==> flow/design.v <==
module ALU (
    input [15:0] data1,
    input [15:0] data2,
    input [3:0] alu_op,  
    output reg [15:0] result
);
    always @(*) begin
        case (alu_op)
            4'b0000: result = data1 + data2;  
            4'b0001: result = data1 - data2;  
            4'b0010: result = data1 & data2;  
            4'b0011: result = data1 | data2;  
            4'b0100: result = data1 ^ data2;  
            4'b0101: result = ~data1;         
            4'b0110: result = data1 << data2[3:0];  
            4'b0111: result = data1 >> data2[3:0];  
            4'b1000: result = (data1 < data2) ? 16'b1 : 16'b0;  
            default: result = 16'b0;
        endcase
    end
endmodule
module Control_Unit (
    input [15:0] instr,
    output reg [3:0] alu_op,
    output reg mem_read,
    output reg mem_write,
    output reg reg_write,
    output reg [3:0] write_reg
);
    always @(*) begin
        case(instr[15:12])
            4'b0000: begin  
                alu_op = 4'b0000;
                mem_read = 1'b0;
                mem_write = 1'b0;
                reg_write = 1'b0;
                write_reg = 4'b0000;
            end
            4'b0001: begin  
                alu_op = 4'b0000;
                mem_read = 1'b0;
                mem_write = 1'b0;
                reg_write = 1'b1;
                write_reg = instr[11:8];
            end
            4'b0010: begin  
                alu_op = 4'b0001;
                mem_read = 1'b0;
                mem_write = 1'b0;
                reg_write = 1'b1;
                write_reg = instr[11:8];
            end
            4'b0011: begin  
                alu_op = 4'b0010;
                mem_read = 1'b0;
                mem_write = 1'b0;
                reg_write = 1'b1;
                write_reg = instr[11:8];
            end
            4'b0100: begin  
                alu_op = 4'b0011;
                mem_read = 1'b0;
                mem_write = 1'b0;
                reg_write = 1'b1;
                write_reg = instr[11:8];
            end
            4'b0101: begin  
                alu_op = 4'b0000;  
                mem_read = 1'b1;
                mem_write = 1'b0;
                reg_write = 1'b1;
                write_reg = instr[11:8];
            end
            4'b0110: begin  
                alu_op = 4'b0000;  
                mem_read = 1'b0;
                mem_write = 1'b1;
                reg_write = 1'b0;
                write_reg = 4'b0000;
            end
            default: begin
                alu_op = 4'b0000;
                mem_read = 1'b0;
                mem_write = 1'b0;
                reg_write = 1'b0;
                write_reg = 4'b0000;
            end
        endcase
    end
endmodule
module Register_File (
    input clk,
    input reset,
    input [3:0] read_reg1,
    input [3:0] read_reg2,
    input [3:0] write_reg,
    input [15:0] write_data,
    input reg_write,
    output [15:0] reg_data1,
    output [15:0] reg_data2
);
    reg [15:0] registers [0:15];
    integer i;
    always @(posedge clk or posedge reset) begin
        if(reset) begin
            for(i=0;i<16;i=i+1)
                registers[i]<=16'b0;
                end
        else if (reg_write) begin
            registers[write_reg] <= write_data;
        end
    end
    assign reg_data1 = registers[read_reg1];
    assign reg_data2 = registers[read_reg2];
endmodule
module Hazard_Detection_Unit (
    input [15:0] if_id_instr,
    input id_ex_mem_read,
    input [3:0] id_ex_write_reg,
    output reg hazard_detected
);
    always @(*) begin
        hazard_detected = (id_ex_mem_read &&
                           (id_ex_write_reg == if_id_instr[11:8] ||
                            id_ex_write_reg == if_id_instr[7:4]));
    end
endmodule
module CPU (
    input clk, 
    input reset, 
    output [15:0] pc, 
    input [15:0] instr, 
    output [15:0] alu_out, 
    output mem_read, 
    output mem_write, 
    input [15:0] mem_data
);
    reg [15:0] pc_reg;
    reg [15:0] if_id_instr;
    reg [15:0] id_ex_reg_data1, id_ex_reg_data2;
    reg [3:0] id_ex_alu_op;
    reg [15:0] id_ex_instr;
    reg id_ex_mem_read, id_ex_mem_write, id_ex_reg_write;
    reg [3:0] id_ex_write_reg;
    wire [15:0] alu_result;
    wire hazard_detected;
    wire [15:0] rf_reg_data1, rf_reg_data2;
    wire [3:0] alu_op;
    wire reg_write;
    wire [3:0] write_reg;
    wire [15:0] write_data;
    reg [15:0] ex_mem_alu_result;
    reg ex_mem_mem_read, ex_mem_mem_write, ex_mem_reg_write;
    reg [3:0] ex_mem_write_reg;
    always @(posedge clk or posedge reset) begin
        if (reset) begin
            pc_reg <= 0;
            if_id_instr <= 16'b0;
        end else if (!hazard_detected) begin
            pc_reg <= pc_reg + 1;
            if_id_instr <= instr;
        end
    end
    Control_Unit cu (
        .instr(if_id_instr), 
        .alu_op(alu_op), 
        .mem_read(mem_read), 
        .mem_write(mem_write), 
        .reg_write(reg_write), 
        .write_reg(write_reg)
    );
    Register_File rf (
        .clk(clk), 
        .reset(reset),
        .read_reg1(if_id_instr[11:8]), 
        .read_reg2(if_id_instr[7:4]), 
        .write_reg(ex_mem_write_reg), 
        .write_data(write_data), 
        .reg_write(ex_mem_reg_write), 
        .reg_data1(rf_reg_data1), 
        .reg_data2(rf_reg_data2)
    );
    ALU alu (
        .data1(id_ex_reg_data1), 
        .data2(id_ex_reg_data2), 
        .alu_op(id_ex_alu_op), 
        .result(alu_result)
    );
    Hazard_Detection_Unit hdu (
        .if_id_instr(if_id_instr),
        .id_ex_mem_read(id_ex_mem_read),
        .id_ex_write_reg(id_ex_write_reg),
        .hazard_detected(hazard_detected)
    );
    assign pc = pc_reg;
    assign alu_out = ex_mem_alu_result;
    always @(posedge clk or posedge reset) begin
        if (reset) begin
            id_ex_reg_data1 <= 16'b0;
            id_ex_reg_data2 <= 16'b0;
            id_ex_alu_op <= 4'b0;
            id_ex_instr <= 16'b0;
            id_ex_mem_read <= 1'b0;
            id_ex_mem_write <= 1'b0;
            id_ex_reg_write <= 1'b0;
            id_ex_write_reg <= 4'b0;
        end else if (!hazard_detected) begin
            id_ex_reg_data1 <= rf_reg_data1;
            id_ex_reg_data2 <= rf_reg_data2;
            id_ex_alu_op <= alu_op;
            id_ex_instr <= if_id_instr;
            id_ex_mem_read <= mem_read;
            id_ex_mem_write <= mem_write;
            id_ex_reg_write <= reg_write;
            id_ex_write_reg <= write_reg;
        end
    end
    always @(posedge clk or posedge reset) begin
        if (reset) begin
            ex_mem_alu_result <= 16'b0;
            ex_mem_mem_read <= 1'b0;
            ex_mem_mem_write <= 1'b0;
            ex_mem_reg_write <= 1'b0;
            ex_mem_write_reg <= 4'b0;
        end else begin
            ex_mem_alu_result <= alu_result;
            ex_mem_mem_read <= id_ex_mem_read;
            ex_mem_mem_write <= id_ex_mem_write;
            ex_mem_reg_write <= id_ex_reg_write;
            ex_mem_write_reg <= id_ex_write_reg;
        end
    end
    assign write_data = ex_mem_mem_read ? mem_data : ex_mem_alu_result;
endmodule
* Reports on CPU
What the tools print for CPU, step after step.
Line numbers count from 1 in the design file above.
Library cell names are shortened.
Not given: --
- Top module :: CPU
- Clock :: clk
- Standard-cell library :: sky130hd
- Timing corner :: tt_025C_1v80

* After elaboration
Yosys after proc, flatten, opt, wreduce and memory -nomap, before mapping. Print and check cells are not counted. Equal cells are merged and count once.
- Bits in registers :: 352
- Word-level cells :: 132
- Input port bits :: 34
- Output and inout bits :: 34
- Multiplexer cells :: 10
- Bitwise gates (word level) :: 4
- Reduce/logical cells :: 23
- Eq/ne operators :: 61
- $add $sub $neg :: 3
- Order comparisons :: 1
- Shift-type cells :: 2
** Operator list (count)
- 16-bit parallel mux with 16-bit select :: 2
- 16-bit parallel mux with 9-bit select :: 1
- 4-bit == test (second input constant) :: 25
- 4-bit by 3-bit == test with 1-bit output (second input constant) :: 19
- 4-bit by 2-bit == test with 1-bit output (second input constant) :: 10
- 2-bit AND reduction :: 16
- 4-bit by 1-bit == test with 1-bit output (second input constant) :: 5
- 16-bit by 1-bit adder with 16-bit output (second input constant) :: 1
- 16-bit adder :: 1
- 16-bit subtractor :: 1
- 16-bit less-than comparator :: 1
- 16-bit bitwise AND :: 1
- 16-bit bitwise OR :: 1
- 16-bit XOR :: 1
- 16-bit by 4-bit << shifter with 16-bit output :: 1
- 16-bit by 4-bit right shift with 16-bit output :: 1
- 16-bit NOT :: 1
- 4-bit logical NOT :: 4
- 16-bit 2-to-1 mux :: 1
- 4-bit == test :: 2
- 2-bit parallel mux with 3-bit select :: 1
- 5-bit OR reduction :: 1
- 4-bit 2-to-1 mux :: 1
- 1-bit 2-to-1 mux :: 4
- 1-bit logical AND :: 1
- 1-bit logical OR :: 1

* Longest topological paths
Yosys ltp: most cells in a row. Word level: on the elaborated netlist, between registers, memories and ports. Mapped: between sequential cells and ports; inverters and the memories' decode and read muxes count.
- Depth after elaboration :: 3
- ABC_AREA :: 1
- Mapped depth :: 20
- Gate-level depth less buffers :: 20

* Netlist
The flow's flattened synthesis, as Yosys stat reports it; memories are mapped. The netlist is that of the ABC_AREA named above (0 if unset); the other value can give another one.
- Flip-flops :: 348
- Sequential area :: 0.0087096 mm^2
- Cells in the netlist :: 2498
- Chip area (Yosys) :: 0.018255 mm^2
- Buffers :: 103
** Cell types
- dfrtp_1 :: count 347, total area 8.68E+03 um^2
- nand2_1 :: count 871, total area 3.27E+03 um^2
- o21ai_0 :: count 293, total area 1.47E+03 um^2
- nor2_1 :: count 269, total area 1.01E+03 um^2
- inv_1 :: count 202, total area 758.227 um^2
- a21oi_1 :: count 107, total area 535.514 um^2
- nand4_1 :: count 78, total area 487.968 um^2
- o22ai_1 :: count 48, total area 300.288 um^2
- nand3_1 :: count 55, total area 275.264 um^2
- clkbuf_1 :: count 65, total area 243.984 um^2
- ha_1 :: count 19, total area 237.728 um^2
- xor2_1 :: count 24, total area 210.202 um^2
- buf_2 :: count 31, total area 155.149 um^2
- xnor2_1 :: count 14, total area 122.618 um^2
- nor3_1 :: count 15, total area 75.072 um^2
- nor2_2 :: count 10, total area 62.56 um^2
- buf_4 :: count 6, total area 45.043 um^2
- a31oi_1 :: count 6, total area 37.536 um^2
Other cell types: 19; their cells: 38.

* Path before layout
Path of least setup slack by OpenSTA after synthesis, without wires, with an ideal clock, recovery checks aside; 20% of the period is set as input and as output delay. Where synthesis merged equal registers, the netlist keeps one of their names.
- Kind :: register -> register
- From :: reg id_ex_reg_data2[0]
- To :: reg ex_mem_alu_result[15]
- Stages on the path :: 18
- Clock period :: 3.5 ns
- Launch time at the first pin :: 0.000 ns
- Data required time :: 3.381 ns
- Path slack :: 0.945 ns
- Path delay :: 2.555 ns
- Path buffers :: 0
- Arrival :: 2.436 ns
- Setup time :: 0.119 ns
- Synthesis period reached :: 2.555 ns
"path delay" is the arrival time less input delay plus setup time.
"stages on the path": output pins that drive a net of the path, with the launching flip-flop's if there is one; two outputs of one cell count as two.
"synthesis period reached" = period - worst setup slack (recovery checks aside). The figure is calculated, with input and output delays left at 20% of the set period.
The rows between start and end are the longest chain of elaborated cells between them; the timing report does not say that the signal goes this way. Where chains are equally long, one stands for them.
Each line given opens the expression or statement behind the cell; cells for indexed reads and writes are added by Yosys, which also makes memories of some case tables.
- Path through :: dfrtp_1 -> inv_1 -> ha_1 -> inv_1 -> nor2_1 -> nand2_1 -> o31ai_1 -> xor2_1 -> inv_1 -> ha_1 -> a21oi_1 -> nand2_1 -> nand2_1 -> nand2_1 -> a21oi_1 -> nand3_1 -> nand3_1 -> nand2_1
- Length of the longest elaborated chain :: 2
- Elaborated cells on any way between the ends :: 5
- Source lines of those cells :: 5
- Those cells by class :: add/sub (2); shift (2); mux (1)
** Ends and longest elaborated chain, after synthesis
- start: declaration :: RTL line 140 : reg [15:0] id_ex_reg_data1, id_ex_reg_data2;
- start: assignment :: RTL line 200 : id_ex_reg_data2 <= 16'b0;
- start: assignment :: RTL line 209 : id_ex_reg_data2 <= rf_reg_data2;
- 16-bit subtractor :: RTL line 10 : 4'b0001: result = data1 - data2;
- 16-bit parallel mux with 9-bit select :: RTL line 8 : case (alu_op)
- end: assignment :: RTL line 220 : ex_mem_alu_result <= 16'b0;
- end: assignment :: RTL line 226 : ex_mem_alu_result <= alu_result;
- end: declaration :: RTL line 152 : reg [15:0] ex_mem_alu_result;

* Path in the finished layout
From the final timing report of run A: the path of least setup slack in the routed layout; clock arrival at registers is part of the times.
- Kind :: register -> register
- From :: reg if_id_instr[5]
- To :: reg id_ex_reg_data2[9]
- Data required time :: 3.32 ns
- Stages on the path :: 9
- Setup time :: 0.08 ns
- Arrival :: 3.37 ns
- Clock period :: 2.81 ns
- Launch time at the first pin :: 0.59 ns
- Path buffers :: 0
- Path slack :: -0.05 ns
The rows between start and end are the longest chain of elaborated cells between them; the timing report does not say that the signal goes this way. Where chains are equally long, one stands for them.
- Path through :: dfrtp_1 -> inv_1 -> nor2_1 -> nand2_1 -> o22ai_1 -> nor2_1 -> nand3_1 -> nand2_1 -> o21ai_0
- Length of the longest elaborated chain :: 3
- Elaborated cells on any way between the ends :: 20
- Source lines of those cells :: 4
- Those cells by class :: eq/ne (16); mux (1); reduce/logical (3)
** Ends and longest elaborated chain, post-layout
- start: declaration :: RTL line 139 : reg [15:0] if_id_instr;
- start: assignment :: RTL line 158 : if_id_instr <= 16'b0;
- start: assignment :: RTL line 161 : if_id_instr <= instr;
- 4-bit == test :: RTL line 125 : id_ex_write_reg == if_id_instr[7:4]));
- 1-bit logical OR :: RTL line 124 : (id_ex_write_reg == if_id_instr[11:8] ||
- 1-bit logical AND :: RTL line 123 : hazard_detected = (id_ex_mem_read &&
- end: assignment :: RTL line 200 : id_ex_reg_data2 <= 16'b0;
- end: assignment :: RTL line 209 : id_ex_reg_data2 <= rf_reg_data2;
- end: declaration :: RTL line 140 : reg [15:0] id_ex_reg_data1, id_ex_reg_data2;

==> runs of CPU <==
Stored flow runs of CPU (4 of them; Yosys, OpenROAD, sky130hd). They differ in their settings and are not a sequence. Constraints: input delay and output delay 20% of the set period each, output load 0.01 pF.
"achieved clock period" is the run's clock period less its worst setup slack. It is reckoned from that one timing run; input and output delays stay at 20% of the period that was set.
"critical path time": the worst setup path's part of the clock period (all of it between registers, 20% less for each end at a port) less its slack. A launch clock that arrives late makes it longer, a capture clock that arrives late makes it shorter.
"power consumption" is the tool's figure for a default switching activity; nothing was simulated.

** Run A
- Settings :: ABC_AREA=1; CORE_MARGIN=9; CORE_UTILIZATION=40; HOLD_SLACK_MARGIN=0.09; MAX_ROUTING_LAYER=met4; MIN_ROUTING_LAYER=met2; PLACE_DENSITY=0.36; period_ns=2.81; CAP_MARGIN=20; SLEW_MARGIN=20
- Synthesized cell area :: 0.018255 mm^2
- Overall die area :: 0.0536525 mm^2
- Standard-cell area of the final layout :: 0.0217233 mm^2
- Post-layout utilization :: 48.7 %
- Lowest setup slack :: -0.052 ns
- Total negative slack on setup checks :: -0.052 ns
- Power consumption :: 18.730 mW
- Achieved clock period :: 2.862 ns
- Critical path time :: 2.86 ns
- Worst path kind :: register -> register

** Run B
- Settings :: ABC_AREA=0; CAP_MARGIN=0; CORE_MARGIN=9; CORE_UTILIZATION=40; HOLD_SLACK_MARGIN=0.09; MAX_ROUTING_LAYER=met4; MIN_ROUTING_LAYER=met2; PLACE_DENSITY=0.36; period_ns=5.08; SLEW_MARGIN=20
- Synthesized cell area :: 0.0181549 mm^2
- Overall die area :: 0.0533795 mm^2
- Standard-cell area of the final layout :: 0.0209188 mm^2
- Post-layout utilization :: 47.0 %
- Lowest setup slack :: 1.469 ns
- Total negative slack on setup checks :: 0.000 ns
- Power consumption :: 10.474 mW
- Achieved clock period :: 3.611 ns
- Critical path time :: 3.61 ns
- Worst path kind :: register -> register

** Run C
- Settings :: CELL_PAD_IN_SITES_DETAIL_PLACEMENT=2; CORE_MARGIN=7; CORE_UTILIZATION=47; CTS_CLUSTER_DIAMETER=365; SETUP_SLACK_MARGIN=0.64; SLEW_MARGIN=20; TNS_END_PERCENT=100; period_ns=2.83; CAP_MARGIN=20
- Outcome :: not finished: clock tree synthesis ended with error DPL-0033

** Run D
- Settings :: ABC_AREA=0; CAP_MARGIN=20; CELL_PAD_IN_SITES_DETAIL_PLACEMENT=0; CELL_PAD_IN_SITES_GLOBAL_PLACEMENT=0; CORE_UTILIZATION=54; CTS_CLUSTER_SIZE=94; MAX_ROUTING_LAYER=met4; SETUP_SLACK_MARGIN=-0.09; SLEW_MARGIN=25; period_ns=2.25; CORE_MARGIN=2
- Synthesized cell area :: 0.0181549 mm^2
- Overall die area :: 0.0351038 mm^2
- Standard-cell area of the final layout :: 0.0237891 mm^2
- Post-layout utilization :: 71.5 %
- Lowest setup slack :: -0.908 ns
- Total negative slack on setup checks :: -8.973 ns
- Power consumption :: 24.631 mW
- Achieved clock period :: 3.158 ns
- Critical path time :: 3.16 ns
- Worst path kind :: register -> register
